==> flow/design.v <==
module pe_fc(
		input clk,
		input rst_n,
		input signed [7:0] data_i,
		input signed [7:0] weight_i,
		input signed [15:0] bias_i,
		input en,
		input bias_en,
		input flush,
		output reg signed [31:0] data_o
);
reg signed [15:0] mul;
reg signed [15:0] add;    
always @(posedge clk or negedge rst_n) begin
	if (!rst_n)
		mul <= 0;
	else 
		mul <= data_i * weight_i;
end
always @(*) begin
	if (en)
		add = mul;
	else if (bias_en)
		add = bias_i;
	else
		add = 0;
end
always @(posedge clk or negedge rst_n) begin
	if (!rst_n)
		data_o <= 0;
	else if (flush)
		data_o <= mul;
	else 
		data_o <= data_o + add;
end
endmodule
module fc_top(
	input wire clk,
	input wire rst_n,
	input wire valid_i,
	input wire [9*8-1:0] data_in,
	input wire [9*8-1:0] weight1,
	input wire [9*8-1:0] weight2,
	input wire [31:0] bias,
	output reg valid_o,
	output reg [7:0] data1_o,
	output reg [7:0] data2_o
);
parameter M0 = 4'd11;  
parameter n = 15;  
reg [9*8-1:0] weight1_inst;
reg [9*8-1:0] weight2_inst;
reg [32-1:0]  bias_inst;
wire signed [7:0] input_div [8:0];
wire signed [7:0] weight1_div [8:0];
wire signed [7:0] weight2_div [8:0];
wire signed [15:0] bias1;
wire signed [15:0] bias2;
reg       fc_en;
reg [3:0] cnt;
reg [5:0] num_cnt;
reg pe_en;
reg bias_en;
reg flush;
reg signed [7:0] pe_data;
reg signed [7:0] pe_weight1;
reg signed [7:0] pe_weight2;
wire signed [31:0] data_o_1,data_o_2;
reg signed [35:0] data_big_1, data_big_2;
genvar input_allo;
generate for (input_allo=0; input_allo<9; input_allo=input_allo+1)
	begin: INPUT_ALLOCATION
		assign input_div[input_allo] = data_in[(input_allo+1)*8 -1-:8];	
	end
endgenerate
genvar weight_allo;
generate for (weight_allo=0; weight_allo<9; weight_allo=weight_allo+1)
	begin: WEIGHT_ALLOCATION
		assign weight1_div[weight_allo] = weight1_inst[(weight_allo+1)*8 -1-:8];	
		assign weight2_div[weight_allo] = weight2_inst[(weight_allo+1)*8 -1-:8];	
	end
endgenerate
assign bias1 = bias_inst[15:0];
assign bias2 = bias_inst[31:16];
always @(posedge clk or negedge rst_n) begin
	if (!rst_n)
		weight1_inst <= 0;
	else if (valid_i)
		weight1_inst <= weight1;
end
always @(posedge clk or negedge rst_n) begin
	if (!rst_n)
		weight2_inst <= 0;
	else if (valid_i)
		weight2_inst <= weight2;
end
always @(posedge clk or negedge rst_n) begin
	if (!rst_n)
		bias_inst <= 0;
	else if (valid_i)
		bias_inst <= bias;
end
always @(posedge clk or negedge rst_n) begin
	if (!rst_n)
		fc_en <= 1'b0;
	else if (valid_i)
		fc_en <= 1'b1;
	else if (cnt == 4'd11)
		fc_en <= 1'b0;
end
always @(posedge clk or negedge rst_n) begin
	if (!rst_n)
		cnt <= 0;
	else if (cnt == 4'd12)
		cnt <= 0;
	else if (valid_i | fc_en)
		cnt <= cnt + 1'b1;
end
always @(posedge clk or negedge rst_n) begin
	if (!rst_n)
		num_cnt <= 0;
	else if (num_cnt == 6'd32 && valid_i)
		num_cnt <= 6'd1;
	else if (valid_i)
		num_cnt <= num_cnt + 1'b1;
end
always @(posedge clk or negedge rst_n) begin
	if (!rst_n)
		pe_en <= 1'b0;
	else if ((cnt>= 5'd1) && (cnt<= 5'd9))
		pe_en <= 1'b1;
	else 
		pe_en <= 1'b0;
end
always @(posedge clk or negedge rst_n) begin
	if (!rst_n)
		bias_en <= 1'b0;
	else if ((cnt== 5'd10) && (num_cnt == 6'd1))
		bias_en <= 1'b1;
	else 
		bias_en <= 1'b0;
end
always @(posedge clk or negedge rst_n) begin
	if (!rst_n)
		flush <= 1'b0;
	else if ((cnt== 5'd1) && (num_cnt == 6'd1))
		flush <= 1'b1;
	else 
		flush <= 1'b0;
end
always @(*) begin
	if ((cnt>= 5'd1) && (cnt<= 5'd9))
		pe_data = input_div[cnt-1];
	else
		pe_data = 0;
end
always @(*) begin
	if ((cnt>= 5'd1) && (cnt<= 5'd9))
		pe_weight1 = weight1_div[cnt-1];
	else
		pe_weight1 = 0;
end
always @(*) begin
	if ((cnt>= 5'd1) && (cnt<= 5'd9))
		pe_weight2 = weight2_div[cnt-1];
	else
		pe_weight2 = 0;
end
pe_fc u_pe_fc1(
	.clk(clk),
	.rst_n(rst_n),
	.data_i(pe_data),
	.weight_i(pe_weight1),
	.bias_i(bias1),
	.en(pe_en),
	.bias_en(bias_en),
	.flush(flush),
	.data_o(data_o_1)
);
pe_fc u_pe_fc2(
	.clk(clk),
	.rst_n(rst_n),
	.data_i(pe_data),
	.weight_i(pe_weight2),
	.bias_i(bias2),
	.en(pe_en),
	.bias_en(bias_en),
	.flush(flush),
	.data_o(data_o_2)
);
always @(posedge clk or negedge rst_n) begin
	if (!rst_n)
		data_big_1 <= 0;
	else
		data_big_1 <= data_o_1 * $signed({1'b0, M0});
end
always @(posedge clk or negedge rst_n) begin
	if (!rst_n)
		data_big_2 <= 0;
	else
		data_big_2 <= data_o_2 * $signed({1'b0, M0});
end
always@(posedge clk or negedge rst_n) begin  
	if(!rst_n)
		data1_o <= 0;
	else if((cnt== 5'd12) && (num_cnt == 6'd32)) begin
		if (data_big_1[35])
			data1_o <= (&data_big_1[35:22])?data_big_1[22:15]:8'h80;
		else 
			data1_o <= data_big_1[35:22]?8'h7f:data_big_1[22:15];
	end
end
always@(posedge clk or negedge rst_n) begin  
	if(!rst_n)
		data2_o <= 0;
	else if((cnt== 5'd12) && (num_cnt == 6'd32)) begin
		if (data_big_2[35])
			data2_o <= (&data_big_2[35:22])?data_big_2[22:15]:8'h80;
		else 
			data2_o <= data_big_2[35:22]?8'h7f:data_big_2[22:15];
	end
end
always@(posedge clk or negedge rst_n) begin
	if(!rst_n)
		valid_o <= 1'b0;
	else if (valid_o)
		valid_o <= 1'b0;
	else if ((cnt== 5'd12) && (num_cnt == 6'd32))
		valid_o <= 1'b1;
end
endmodule 
# Reports on fc_top
# What the tools print for fc_top, step after step.
# Line numbers count from 1 in the design file above.
# Library cell names are shortened.
# A cell with - has no value.
# setup
top,fc_top
clock,clk
library,sky130hd
pvt_corner,tt_025C_1v80

# Word-level counts
# Yosys after proc, flatten, opt, wreduce and memory -nomap, before mapping. Print and check cells are not counted. Equal cells are merged and count once.
# word_totals
clocked_rd_ports_x_width,0
ramBits,0
rom_bits,0
out_inout_bits,17
word_cells,86
register_bits,375
mem_count,0
input_bits,251
latch_bits,0
# classes
n_mul,4
equal,14
n_div,0
reduce_and_logical,13
shifts,0
compare,2
n_logic,1
n_addsub,5
mux,29
# op_table
operator,n
multiplier 32 x 5 -> 36 bit with constant B,2
multiplier 8 x 8 -> 16 bit,2
parallel mux 8 bit (select 9 bit),3
2-to-1 mux 8 bit,9
adder 32 x 16 -> 32 bit,2
2-to-1 mux 32 bit,2
2-to-1 mux 16 bit,4
AND reduction 14 bit,2
nonzero test 14 bit,2
equality test 4 x 3 -> 1 bit with constant B,4
equality test 4 bit with constant B,4
2-to-1 mux 6 bit,2
equality test 4 x 1 -> 1 bit with constant B,2
equality test 4 x 2 -> 1 bit with constant B,2
2-to-1 mux 4 bit,2
2-to-1 mux 1 bit,7
nonzero test 2 bit,3
adder 6 x 1 -> 6 bit with constant B,1
equality test 6 x 1 -> 1 bit with constant B,1
equality test 6 bit with constant B,1
logical AND 1 bit,5
adder 4 x 1 -> 4 bit with constant B,1
subtractor 4 x 1 -> 4 bit with constant B,1
greater-or-equal comparator 4 x 1 -> 1 bit with constant B,1
<= comparator 4 bit with constant B,1
zero test 4 bit,1
bitwise OR 1 bit,1

# Logic depth
# Longest topological path by Yosys (ltp), each cell counted once; first at word level (registers and memories cut), then after technology mapping (sequential cells cut; the memories' decode and read muxes count).
# logic_depth
word_depth,5
abc_area,0
ltp_mapped,30
depth_no_buf,27

# Synthesis result
# Yosys stat after the flow's synthesis: flattened, memories mapped to cells. It holds for the ABC_AREA given above (unset counts as 0); a run with the other value may have another netlist.
# The area totals of this step are shown rounded.
# types
cell_type,n,type_area_um2
dfrtp_1,345,8633.28
fa_1,169,3.38E+03
ha_1,258,3.23E+03
mux2_2,187,2105.77
inv_1,487,1.83E+03
xnor2_1,95,832.048
o21ai_0,153,765.734
a21oi_1,126,630.605
nand2_1,150,563.04
nor2_1,143,536.765
a21o_1,61,457.939
a22o_1,49,429.162
xor2_1,37,324.061
a22oi_1,40,300.288
clkbuf_1,74,277.766
nand3_1,51,255.245
a222oi_1,24,240.23
nand4_1,35,218.96
# Not listed: further types 59, cells in them 438.
# mapped
seq_area_um2,8633
buf_cells,114
ffs,345
area_um2,28110
mapped_cells,2922
# By module: a second synthesis without flattening, with its own total; a netlist apart from the flattened one above.
# unflattened
hier_cells,2831
area_unflattened_um2,27770
# Rows give one instance, submodules left out.
# by_module
module,n_cells,instances,mod_area_um2,mod_seq_area_um2
fc_top,1553,1,16250,6231
pe_fc,639,2,5761,1201

# Path before layout
# Source: OpenSTA report_checks on the synthesized netlist (no wires, ideal clock, input and output delay 20% of the period each), path of least setup slack; recovery checks are left aside. Register names are those of the netlist, which keeps one name where synthesis merged equal registers.
# synth_path
path_type,input port to flip-flop
start,in data_in[39]
end,reg u_pe_fc1.mul[14]
t_required_ns,7.884
setup_time_ns,0.116
t_first_pin_ns,1.600
arrival_ns,6.485
path_stages,23
input_delay_ns,1.600
path_buffers,1
tclk_ns,8.0
setup_slack_ns,1.400
path_delay_ns,5.001
period_less_setup_slack_ns,6.6
# "path_delay_ns" is the arrival time less input delay plus setup time.
# "path_stages" counts driving pins, that of a launching flip-flop among them; a cell with two outputs on the path counts twice.
# "period_less_setup_slack_ns" is the clock period less the worst setup slack; recovery checks do not enter. This is arithmetic on one report: input and output delays are still those of the set period (20% each).
# Between the ends stands the longest chain of elaborated cells between them, by number of cells; it is not shown to be the way that was timed. Of several equally long chains one is given.
# A line is the first line of the expression or statement that the cell stems from. Yosys adds cells for indexed reads and writes and turns some case tables into memories.
# synth_via
cell_sequence,a222oi_1 nand2_1 a32oi_1 nand4_1 nand2_1 clkbuf_1 nor2_1 fa_1 inv_1 fa_1 inv_1 fa_1 inv_1 fa_1 inv_1 ha_1 o21ai_0 a21boi_0 o21ai_0 a21boi_0 o21ai_0 nor2b_1 o311ai_0
elab_chain_len,3
cone_cells,3
cone_lines,3
cone_classes,1 x mul; 2 x mux
# synth_rtl
item,line,source
start: declaration,41,"input wire [9*8-1:0] data_in,"
parallel mux 8 bit (select 9 bit),153,pe_data = input_div[cnt-1];
2-to-1 mux 8 bit,152,if ((cnt>= 5'd1) && (cnt<= 5'd9))
multiplier 8 x 8 -> 16 bit,18,mul <= data_i * weight_i;
end: assignment,16,mul <= 0;
end: assignment,18,
end: declaration,12,reg signed [15:0] mul;

# Timing after layout
# Path of least setup slack in the final report of run 1 (OpenROAD, finished layout, wires in). Where an end is a register, its clock arrival counts in the times.
# layout_path
path_type,flip-flop to flip-flop
start,reg cnt[0]
end,reg u_pe_fc2.mul[14]
t_required_ns,8.43
arrival_ns,7.75
setup_slack_ns,0.68
path_buffers,3
tclk_ns,8.0
setup_time_ns,0.15
path_stages,29
t_first_pin_ns,0.60
# Between the ends stands the longest chain of elaborated cells between them, by number of cells; it is not shown to be the way that was timed. Of several equally long chains one is given.
# At most two assigning lines are given for a register; there are more.
# layout_via
cell_sequence,dfrtp_1 inv_1 ha_2 buf_6 xnor2_1 xnor2_1 a2bb2oi_2 buf_12 a222oi_1 nand4_1 nand2_1 buf_4 nor2_1 fa_1 inv_1 fa_1 inv_1 fa_1 inv_1 fa_1 inv_1 ha_1 o21ai_0 a21boi_0 o21ai_0 a21boi_0 o21ai_0 nor2b_1 o211ai_1
elab_chain_len,5
cone_cells,18
cone_classes,1 x add/sub; 1 x mul; 2 x compare; 8 x eq/ne; 4 x mux; 2 x reduce/logical
# layout_rtl
item,line,source
start: declaration,60,reg [3:0] cnt;
start: assignment,113,cnt <= 0;
start: assignment,117,cnt <= cnt + 1'b1;
subtractor 4 x 1 -> 4 bit,153,pe_data = input_div[cnt-1];
equality test 4 bit,153,
parallel mux 8 bit (select 9 bit),153,
2-to-1 mux 8 bit,152,if ((cnt>= 5'd1) && (cnt<= 5'd9))
multiplier 8 x 8 -> 16 bit,18,mul <= data_i * weight_i;
end: assignment,16,mul <= 0;
end: assignment,18,
end: declaration,12,reg signed [15:0] mul;

FLOW RESULTS
============

Below are 3 stored runs of the flow (Yosys, OpenROAD; platform sky130hd) on fc_top, each with its settings and what was measured, unordered. Constraints: input delay and output delay 20% of the set period each, output load 0.01 pF.
"worst_path_ns": the worst setup path's part of the clock period (all of it between registers, 20% less for each end at a port) less its slack. A launch clock that arrives late makes it longer, a capture clock that arrives late makes it shorter.
Results are given in rounded form.

Run 1, flow files:
==> flow/run.sh <==
#!/bin/bash
# the make line also repeats the synthesis and layout settings of config.mk as NAME=value (left out here)
make -C /OpenROAD-flow-scripts/flow DESIGN_CONFIG=/design/flow/config.mk WORK_HOME=/design/flow/orfs CLKGATE_MAP_FILE= finish
==> flow/config.mk <==
export PLATFORM = sky130hd
export DESIGN_NAME = fc_top
export DESIGN_NICKNAME = fc_top
export VERILOG_FILES = /design/flow/design.v
export SDC_FILE = /design/flow/constraint.sdc
export NUM_CORES = 4
export LEC_CHECK = 0
export CAP_MARGIN = 5
export CORE_MARGIN = 3
export CORE_UTILIZATION = 40
export PLACE_DENSITY_LB_ADDON = 0.08
export SLEW_MARGIN = 20
==> flow/constraint.sdc <==
create_clock -name core_clock -period 8.0 [get_ports {clk}]
set_input_delay 1.6000 -clock core_clock [delete_from_list [all_inputs] [get_ports {clk}]]
set_output_delay 1.6000 -clock core_clock [all_outputs]
set_load 0.01 [all_outputs]

==> results of run 1, as CSV <==
result,value
timing.hold.ws_ns,0.432
worst_path_ns,7.32
path_kind,"flip-flop to flip-flop"
synthesis_area_um2,28110
setup_worst_slack_ns,0.682
die_area_um2,73500
final_util_pct,48.2

Run 2, flow files:
==> flow/run.sh <==
#!/bin/bash
# the make line also repeats the synthesis and layout settings of config.mk as NAME=value (left out here)
make -C /OpenROAD-flow-scripts/flow DESIGN_CONFIG=/design/flow/config.mk WORK_HOME=/design/flow/orfs CLKGATE_MAP_FILE= finish
==> flow/config.mk <==
export PLATFORM = sky130hd
export DESIGN_NAME = fc_top
export DESIGN_NICKNAME = fc_top
export VERILOG_FILES = /design/flow/design.v
export SDC_FILE = /design/flow/constraint.sdc
export NUM_CORES = 4
export LEC_CHECK = 0
export ABC_AREA = 0
export CAP_MARGIN = 35
export CELL_PAD_IN_SITES_GLOBAL_PLACEMENT = 1
export CORE_ASPECT_RATIO = 1.24
export CORE_MARGIN = 8
export CORE_UTILIZATION = 49
export CTS_CLUSTER_DIAMETER = 252
export CTS_CLUSTER_SIZE = 57
export GPL_ROUTABILITY_DRIVEN = 0
export MIN_ROUTING_LAYER = met2
export PLACE_DENSITY_LB_ADDON = 0.08
export SLEW_MARGIN = 20
export TNS_END_PERCENT = 30
==> flow/constraint.sdc <==
create_clock -name core_clock -period 8.2 [get_ports {clk}]
set_input_delay 1.6400 -clock core_clock [delete_from_list [all_inputs] [get_ports {clk}]]
set_output_delay 1.6400 -clock core_clock [all_outputs]
set_load 0.01 [all_outputs]

==> results of run 2, as CSV <==
result,value
final_util_pct,55.9
timing.hold.ws_ns,0.456
setup_worst_slack_ns,0.638
worst_path_ns,7.56
path_kind,"flip-flop to flip-flop"
synthesis_area_um2,28110
die_area_um2,65340

Run 3, flow files:
==> flow/run.sh <==
#!/bin/bash
# the make line also repeats the synthesis and layout settings of config.mk as NAME=value (left out here)
make -C /OpenROAD-flow-scripts/flow DESIGN_CONFIG=/design/flow/config.mk WORK_HOME=/design/flow/orfs CLKGATE_MAP_FILE= finish
==> flow/config.mk <==
export PLATFORM = sky130hd
export DESIGN_NAME = fc_top
export DESIGN_NICKNAME = fc_top
export VERILOG_FILES = /design/flow/design.v
export SDC_FILE = /design/flow/constraint.sdc
export NUM_CORES = 4
export LEC_CHECK = 0
export CAP_MARGIN = 0
export CELL_PAD_IN_SITES_GLOBAL_PLACEMENT = 3
export CORE_MARGIN = 9
export CORE_UTILIZATION = 41
export CTS_CLUSTER_DIAMETER = 121
export CTS_CLUSTER_SIZE = 65
export GPL_ROUTABILITY_DRIVEN = 0
export PLACE_DENSITY = 0.6
export SLEW_MARGIN = 15
==> flow/constraint.sdc <==
create_clock -name core_clock -period 8.0 [get_ports {clk}]
set_input_delay 1.6000 -clock core_clock [delete_from_list [all_inputs] [get_ports {clk}]]
set_output_delay 1.6000 -clock core_clock [all_outputs]
set_load 0.01 [all_outputs]

==> results of run 3, as CSV <==
result,value
die_area_um2,78320
synthesis_area_um2,28110
timing.hold.ws_ns,0.433
setup_worst_slack_ns,0.583
worst_path_ns,7.42
path_kind,"flip-flop to flip-flop"
final_util_pct,48.0
